==> flow/design.v <==
module JAM (
input CLK,
input RST,
output reg [2:0] W,
output reg [2:0] J,
input [6:0] Cost,
output reg [3:0] MatchCount,
output reg [9:0] MinCost,
output reg Valid );
reg [5:0]state;
reg [2:0]num[0:7];
reg [4:0]ix;
reg [9:0]tempCost;
reg [4:0]changePoint;
reg [4:0]n;
reg [4:0]max_min_pos;
reg [4:0]max_min_value;
always @(posedge CLK or posedge RST) 
begin
    if(RST)
    begin
		  W <= 0;
		  J <= 0;
		  Valid <= 0;
		  num[0] <= 0;
		  num[1] <= 1;
		  num[2] <= 2;
		  num[3] <= 3;
		  num[4] <= 4;
		  num[5] <= 5;
		  num[6] <= 6;
		  num[7] <= 7;
		  state <= 0;
		  ix <= 1;
		  tempCost <= 0;
		  MatchCount <= 0;
		  MinCost <= 1023;
		  changePoint <= 0;
		  n <= 10;
		  max_min_pos <= 0;
		  max_min_value <= 10;
    end
    else 
    begin
		case(state)
			5'd0:
			begin
				if(ix > 8)
				begin
					if(tempCost < MinCost)
					begin
						MatchCount <= 1;
						MinCost <= tempCost;
					end
					else if(tempCost == MinCost)
					begin
						MatchCount <= MatchCount + 1;
					end
					ix <= 1;
					tempCost <= 0;
					state <= 1;
				end
				else if(ix == 8)
				begin
					tempCost <= tempCost + Cost;
					ix <= ix + 1;
				end
				else
				begin
					tempCost <= tempCost + Cost;
					W <= ix;
					J <= num[ix];
					ix <= ix + 1;
				end
			end
			5'd1:
			begin
				if(num[7] > num[6])
				begin
					num[6] <= num[7];
					num[7] <= num[6];
					state <= 0;
					W <= 0;
					J <= num[0];
				end
				else if(num[6] > num[5])
				begin
					 if(num[7] > num[5] && num[7] < num[6])
					 begin
						num[7] <= num[6];
						num[5] <= num[7];
						num[6] <= num[5];
						state <= 0;
						W <= 0;
						J <= num[0];
					 end
					 else
					 begin
						num[5] <= num[6];
						num[6] <= num[7];
						num[7] <= num[5];
						state <= 0;
						W <= 0;
						J <= num[0];
					 end
				end
				else if(num[5] > num[4])
				begin
						if(num[6] < num[4] && ((num[7] < num[4]) || num[5] < num[7]) )
						begin
							num[4] <= num[5];
							num[5] <= num[7];
							num[7] <= num[4];
						end
						else if(num[6] > num[4] && num[5] > num[6] && num[7] < num[4])
						begin
							num[4] <= num[6];
							num[5] <= num[7];
							num[6] <= num[4];
							num[7] <= num[5];
						end
						else if(num[7] > num[4] && num[7] < num[6] && num[7] < num[5])
						begin
							num[4] <= num[7];
							num[5] <= num[4];
							num[7] <= num[5];
						end
						state <= 0;
						W <= 0;
						J <= num[0];
				end
				else if(num[4] > num[3])
				begin
					changePoint <= 3;
					state <= 2;
					n <= 4;
				end
				else if(num[3] > num[2])
				begin
					changePoint <= 2;
					state <= 2;
					n <= 3;
				end
				else if(num[2] > num[1])
				begin
					changePoint <= 1;
					state <= 2;
					n <= 2;
				end
				else if(num[1] > num[0])
				begin
					changePoint <= 0;
					state <= 2;
					n <= 1;
				end
				else
					state <= 4;
			end
			5'd2:
			begin
				if(n >= 8)
				begin
					num[changePoint] <= num[max_min_pos];
					num[max_min_pos] <= num[changePoint];
					state <= 3;
					max_min_value <= 10;
				end
				else
				begin
					if(num[n] > num[changePoint] && num[n] < max_min_value)
					begin
						max_min_pos <= n;
						max_min_value <= num[n];
					end
					n <= n + 1;
				end
			end
			5'd3:
			begin
				if(changePoint == 4)
				begin
					num[5] <= num[7];
					num[7] <= num[5];
				end
				else if(changePoint == 3)
				begin
					num[4] <= num[7];
					num[5] <= num[6];
					num[6] <= num[5];
					num[7] <= num[4];
				end
				else if(changePoint == 2)
				begin
					num[3] <= num[7];
					num[4] <= num[6];
					num[6] <= num[4];
					num[7] <= num[3];
				end
				else if(changePoint == 1)
				begin
					num[2] <= num[7];
					num[3] <= num[6];
					num[4] <= num[5];
					num[5] <= num[4];
					num[6] <= num[3];
					num[7] <= num[2];
				end
				else if(changePoint == 0)
				begin
					num[1] <= num[7];
					num[2] <= num[6];
					num[3] <= num[5];
					num[5] <= num[3];
					num[6] <= num[2];
					num[7] <= num[1];
				end
					state <= 0;
					W <= 0;
					J <= num[0];
			end
			5'd4:
			begin
				Valid <= 1;
			end
		endcase
    end
end
endmodule
Lab notebook: JAM

**Tool chain data of JAM**

Tool output for the design above before and after an edit, in the order of the flow.
"unedited" refers to lines of the RTL above, "edited" to lines of the edited file.
"change" is "edited" less "unedited", of the values as shown.
Cell names lack the library's common part.
The mark -- stands for no value.

- Design top: JAM
- Clock port: CLK
- Standard-cell library: sky130hd
- Library corner: tt_025C_1v80

**The edit**

Unified diff, file above to edited file.
The edited RTL no longer does the same as the RTL above: the edit was made by script, with no optimisation intended.

```diff
@@ -168,5 +168,5 @@
 				else
 				begin
-					if(num[n] > num[changePoint] && num[n] < max_min_value)
+					if(num[n] > num[changePoint] && num[n] >= max_min_value)
 					begin
 						max_min_pos <= n;
```

**Word-level counts**

Counts by Yosys on the flattened word-level netlist (proc, flatten, opt, wreduce). Print and check cells are left out. Cells with the same type and inputs are merged into one.

Cells by class:

| what | unedited | edited | change |
|---|---|---|---|
| add/sub/neg operators | 4 | 4 | 0 |
| order comparisons | 21 | 21 | 0 |
| equal/unequal tests | 74 | 74 | 0 |
| muxes and demuxes | 139 | 139 | 0 |
| bitwise logic cells | 4 | 4 | 0 |
| reductions and logical operators | 39 | 39 | 0 |

Operators by type and width:

| kind | unedited | edited | change |
|---|---|---|---|
| 3-bit by 5-bit < comparator with 1-bit output | 1 | 0 | -1 |
| 3-bit by 5-bit >= comparator with 1-bit output | 0 | 1 | +1 |

Operator kinds equal on both sides are left out: 51.

Word-level totals:

| what | unedited | edited | change |
|---|---|---|---|
| flip-flop bits (word level) | 84 | 84 | 0 |
| bits of input ports | 9 | 9 | 0 |
| output and inout port bits | 21 | 21 | 0 |
| elaborated cells | 301 | 301 | 0 |

**Longest topological paths**

Longest topological path by Yosys (ltp), each cell counted once; first at word level (registers and memories cut), then after technology mapping (sequential cells cut; the memories' decode and read muxes count).

Logic depth:

| what | unedited | edited | change |
|---|---|---|---|
| word-level depth | 10 | 10 | 0 |
| ABC_AREA | 0 | 0 | -- |
| depth in mapped cells | 16 | 15 | -1 |
| depth with buffers taken out | 15 | 14 | -1 |

**Netlist**

The flow's flattened synthesis, as Yosys stat reports it; memories are mapped. The netlist is that of the ABC_AREA named above (0 if unset); the other value can give another one.

Mapped netlist:

| what | unedited | edited | change |
|---|---|---|---|
| standard cells after synthesis | 839 | 817 | -22 |
| synthesis area (sq um) | 6,941.7 | 7,001.7 | +60.0 |
| sequential area (sq um) | 2,011.9 | 2,011.9 | 0.0 |
| flip-flop cells | 79 | 79 | 0 |
| buffers | 49 | 52 | +3 |

Cells by type:

| cell | unedited | edited | change |
|---|---|---|---|
| nor2_1 | 53 | 37 | -16 |
| mux2i_1 | 39 | 54 | +15 |
| a31oi_1 | 17 | 2 | -15 |
| nand2_1 | 93 | 85 | -8 |
| o21ai_0 | 85 | 77 | -8 |
| nor2b_1 | 13 | 20 | +7 |
| and3_1 | 7 | 1 | -6 |
| o21a_1 | 4 | 10 | +6 |
| a21oi_1 | 51 | 56 | +5 |
| nor3_1 | 12 | 7 | -5 |
| a211oi_1 | 7 | 2 | -5 |
| a221oi_1 | 7 | 12 | +5 |
| mux2_2 | 16 | 12 | -4 |
| o31ai_1 | 6 | 10 | +4 |
| a211o_1 | 1 | 5 | +4 |
| mux2_4 | 1 | 5 | +4 |
| inv_1 | 60 | 57 | -3 |
| clkbuf_1 | 34 | 37 | +3 |

Cell types equal on both sides are left out: 11.
Not every row of either side is listed.

**Path before layout**

Path of least setup slack by OpenSTA after synthesis, without wires, with an ideal clock, recovery checks aside; 20% of the period is set as input and as output delay. Where synthesis merged equal registers, the netlist keeps one of their names.

Path post-synthesis:

| what | unedited | edited | change |
|---|---|---|---|
| path type | register -> register | input -> register | -- |
| start point | register n[1] | input port (no name shown) | -- |
| end point | register max_min_pos[0] | register (no name shown) | -- |
| period (ns) | 8.0 | 8.0 | 0.0 |
| input delay (ns) | -- | 1.600 | -- |
| library setup time (ns) | 0.128 | 0.126 | -0.002 |
| launch time at the first pin (ns) | 0.000 | 1.600 | +1.600 |
| arrival (ns) | 3.147 | 3.127 | -0.020 |
| required time (ns) | 7.872 | 7.874 | +0.002 |
| path slack (ns) | 4.726 | 4.747 | +0.021 |
| delay of the path (ns) | 3.275 | 1.653 | -1.622 |
| driving pins on the path | 15 | 8 | -7 |
| path buffers | 1 | 0 | -1 |
| synthesis period reached (ns) | 3.274 | 3.253 | -0.021 |

"delay of the path" = arrival - input delay + setup time.
"driving pins on the path" counts driving pins, that of a launching flip-flop among them; a cell with two outputs on the path counts twice.
"synthesis period reached" = period - worst setup slack (recovery checks aside). The figure is calculated, with input and output delays left at 20% of the set period.
The rows between start and end are the longest chain of elaborated cells between them; the timing report does not say that the signal goes this way. Where chains are equally long, one stands for them.
Each line given opens the expression or statement behind the cell; cells for indexed reads and writes are added by Yosys, which also makes memories of some case tables.
At most two assigning lines are given for a register; there are more.

Between the ends, post-synthesis, unedited:
- Cells stage by stage: dfstp_2 inv_1 ha_1 or2_0 buf_2 a31oi_1 nor2_1 a31oi_1 ha_1 and2_1 a211oi_2 o21ai_1 o31a_2 a2111oi_4 mux2_1
- Length of the longest elaborated chain: 7
- Elaborated cells between the ends (all ways): 19
- Those cells by class: compare (3); eq/ne (7); mux (5); logic (1); reduce/logical (3)

Ends and longest elaborated chain, post-synthesis, unedited:

| what | line | text |
|---|---|---|
| start: declaration | 15 | `reg [4:0]n;` |
| start: assignment | 39 | `n <= 10;` |
| start: assignment | 175 | `n <= n + 1;` |
| 3-bit == test | 170 | `if(num[n] > num[changePoint] && num[n] < max_min_value)` |
| 3-bit case mux with 8-bit select | 170 |  |
| 3-bit two-way mux | 161 | `if(n >= 8)` |
| 3-bit two-way mux | 45 | `case(state)` |
| 3-bit greater-than comparator | 170 |  |
| 1-bit logical AND | 170 |  |
| 3-bit AND reduction | -- |  |
| end: assignment | 40 | `max_min_pos <= 0;` |
| end: assignment | 172 | `max_min_pos <= n;` |

Between the ends, post-synthesis, edited:
- Cells stage by stage: ha_1 a21o_1 a21oi_1 nor2b_1 o21a_1 o41ai_2 nor3_1 a311o_1
- Length of the longest elaborated chain: 2
- Elaborated cells between the ends (all ways): 2
- Those cells by class: add/sub (1); mux (1)

Ends and longest elaborated chain, post-synthesis, edited:

| what | line | text |
|---|---|---|
| start: declaration | 6 |  |
| 10-bit by 7-bit adder with 10-bit output | 70 |  |
| 10-bit two-way mux | 48 | `if(ix > 8)` |
| end: assignment | 65 |  |
| end: assignment | 70 |  |
| end: declaration | 13 |  |

**Timing after layout**

Path of least setup slack in the final report of the runs of set A (OpenROAD, finished layout, wires in). Where an end is a register, its clock arrival counts in the times.

Path post-layout:

| what | unedited | edited | change |
|---|---|---|---|
| path type | register -> register | register -> register | -- |
| start point | register n[1] | register n[1] | -- |
| end point | register max_min_pos[1] | register max_min_pos[0] | -- |
| period (ns) | 3.72 | 3.72 | 0.00 |
| library setup time (ns) | 0.11 | 0.12 | +0.01 |
| launch time at the first pin (ns) | 0.35 | 0.35 | 0.00 |
| arrival (ns) | 3.72 | 3.49 | -0.23 |
| required time (ns) | 3.96 | 3.96 | 0.00 |
| path slack (ns) | 0.24 | 0.47 | +0.23 |
| driving pins on the path | 14 | 13 | -1 |
| path buffers | 0 | 0 | 0 |

The rows between start and end are the longest chain of elaborated cells between them; the timing report does not say that the signal goes this way. Where chains are equally long, one stands for them.
At most two assigning lines are given for a register; there are more.

Between the ends, post-layout, unedited:
- Cells stage by stage: dfstp_2 inv_1 ha_1 or2_1 a31oi_1 nor2_1 a31oi_2 ha_1 and2_1 a211oi_2 o21ai_1 o31a_2 a2111oi_4 mux2_1
- Length of the longest elaborated chain: 7
- Elaborated cells between the ends (all ways): 19
- Those cells by class: compare (3); eq/ne (7); mux (5); logic (1); reduce/logical (3)

Ends and longest elaborated chain, post-layout, unedited:

| what | line | text |
|---|---|---|
| start: declaration | 15 | `reg [4:0]n;` |
| start: assignment | 39 | `n <= 10;` |
| start: assignment | 175 | `n <= n + 1;` |
| 3-bit == test | 170 | `if(num[n] > num[changePoint] && num[n] < max_min_value)` |
| 3-bit case mux with 8-bit select | 170 |  |
| 3-bit two-way mux | 161 | `if(n >= 8)` |
| 3-bit two-way mux | 45 | `case(state)` |
| 3-bit greater-than comparator | 170 |  |
| 1-bit logical AND | 170 |  |
| 3-bit AND reduction | -- |  |
| end: assignment | 40 | `max_min_pos <= 0;` |
| end: assignment | 172 | `max_min_pos <= n;` |

Between the ends, post-layout, edited:
- Cells stage by stage: dfstp_2 inv_1 ha_1 a221oi_1 a21oi_1 a221oi_1 a21oi_1 ha_1 a311oi_1 o221ai_1 nand2b_1 nand2_1 o21ai_0
- Length of the longest elaborated chain: 7
- Elaborated cells between the ends (all ways): 19
- Those cells by class: compare (3); eq/ne (7); mux (5); logic (1); reduce/logical (3)

Ends and longest elaborated chain, post-layout, edited:

| what | line | text |
|---|---|---|
| start: declaration | 15 | `reg [4:0]n;` |
| start: assignment | 39 | `n <= 10;` |
| start: assignment | 175 | `n <= n + 1;` |
| 3-bit == test | 170 | `if(num[n] > num[changePoint] && num[n] >= max_min_value)` |
| 3-bit case mux with 8-bit select | 170 |  |
| 3-bit two-way mux | 161 | `if(n >= 8)` |
| 3-bit two-way mux | 45 | `case(state)` |
| 3-bit greater-than comparator | 170 |  |
| 1-bit logical AND | 170 |  |
| 3-bit AND reduction | -- |  |
| end: assignment | 40 | `max_min_pos <= 0;` |
| end: assignment | 172 | `max_min_pos <= n;` |

**Layout results**

Both versions went through the flow (Yosys, OpenROAD) with the same settings in each pair. Constraints: input delay and output delay 20% of the set period each, output load 0.01 pF.

Flow settings, set A:
- CORE_UTILIZATION: 40
- period_ns: 3.72
- CAP_MARGIN: 20
- CORE_MARGIN: 2
- SLEW_MARGIN: 20

Results, set A:

| what | unedited | edited | change |
|---|---|---|---|
| netlist area reported by Yosys (sq um) | 6,941.7 | 7,001.7 | +60.0 |
| overall die area (sq um) | 18,424.0 | 18,579.1 | +155.1 |
| standard-cell area after layout (sq um) | 7,896.3 | 7,878.8 | -17.5 |
| utilization after layout | 0.461 | 0.459 | -0.002 |
| setup slack of the critical path (ns) | 0.235 | 0.467 | +0.232 |
| post-route setup TNS (ns) | 0.000 | 0.000 | 0.000 |
| clock period reached (ns) | 3.485 | 3.253 | -0.232 |

Flow settings, set B:
- ABC_AREA: 1
- CELL_PAD_IN_SITES_GLOBAL_PLACEMENT: 1
- CORE_ASPECT_RATIO: 1.39
- CORE_UTILIZATION: 22
- GPL_ROUTABILITY_DRIVEN: 0
- MAX_ROUTING_LAYER: met4
- SETUP_SLACK_MARGIN: 1.08
- period_ns: 4.76
- CAP_MARGIN: 20
- CORE_MARGIN: 2
- SLEW_MARGIN: 20

Results, set B:

| what | unedited | edited | change |
|---|---|---|---|
| netlist area reported by Yosys (sq um) | 7,317.0 | 7,143.1 | -173.9 |
| overall die area (sq um) | 34,753.6 | 33,945.4 | -808.2 |
| standard-cell area after layout (sq um) | 8,324.2 | 8,097.8 | -226.4 |
| utilization after layout | 0.255 | 0.254 | -0.001 |
| setup slack of the critical path (ns) | 1.677 | 1.611 | -0.066 |
| post-route setup TNS (ns) | 0.000 | 0.000 | 0.000 |
| clock period reached (ns) | 3.083 | 3.149 | +0.066 |

By "clock period reached" is meant the clock period of the run minus its worst setup slack. This is arithmetic on one report: input and output delays are still those of the set period (20% each).
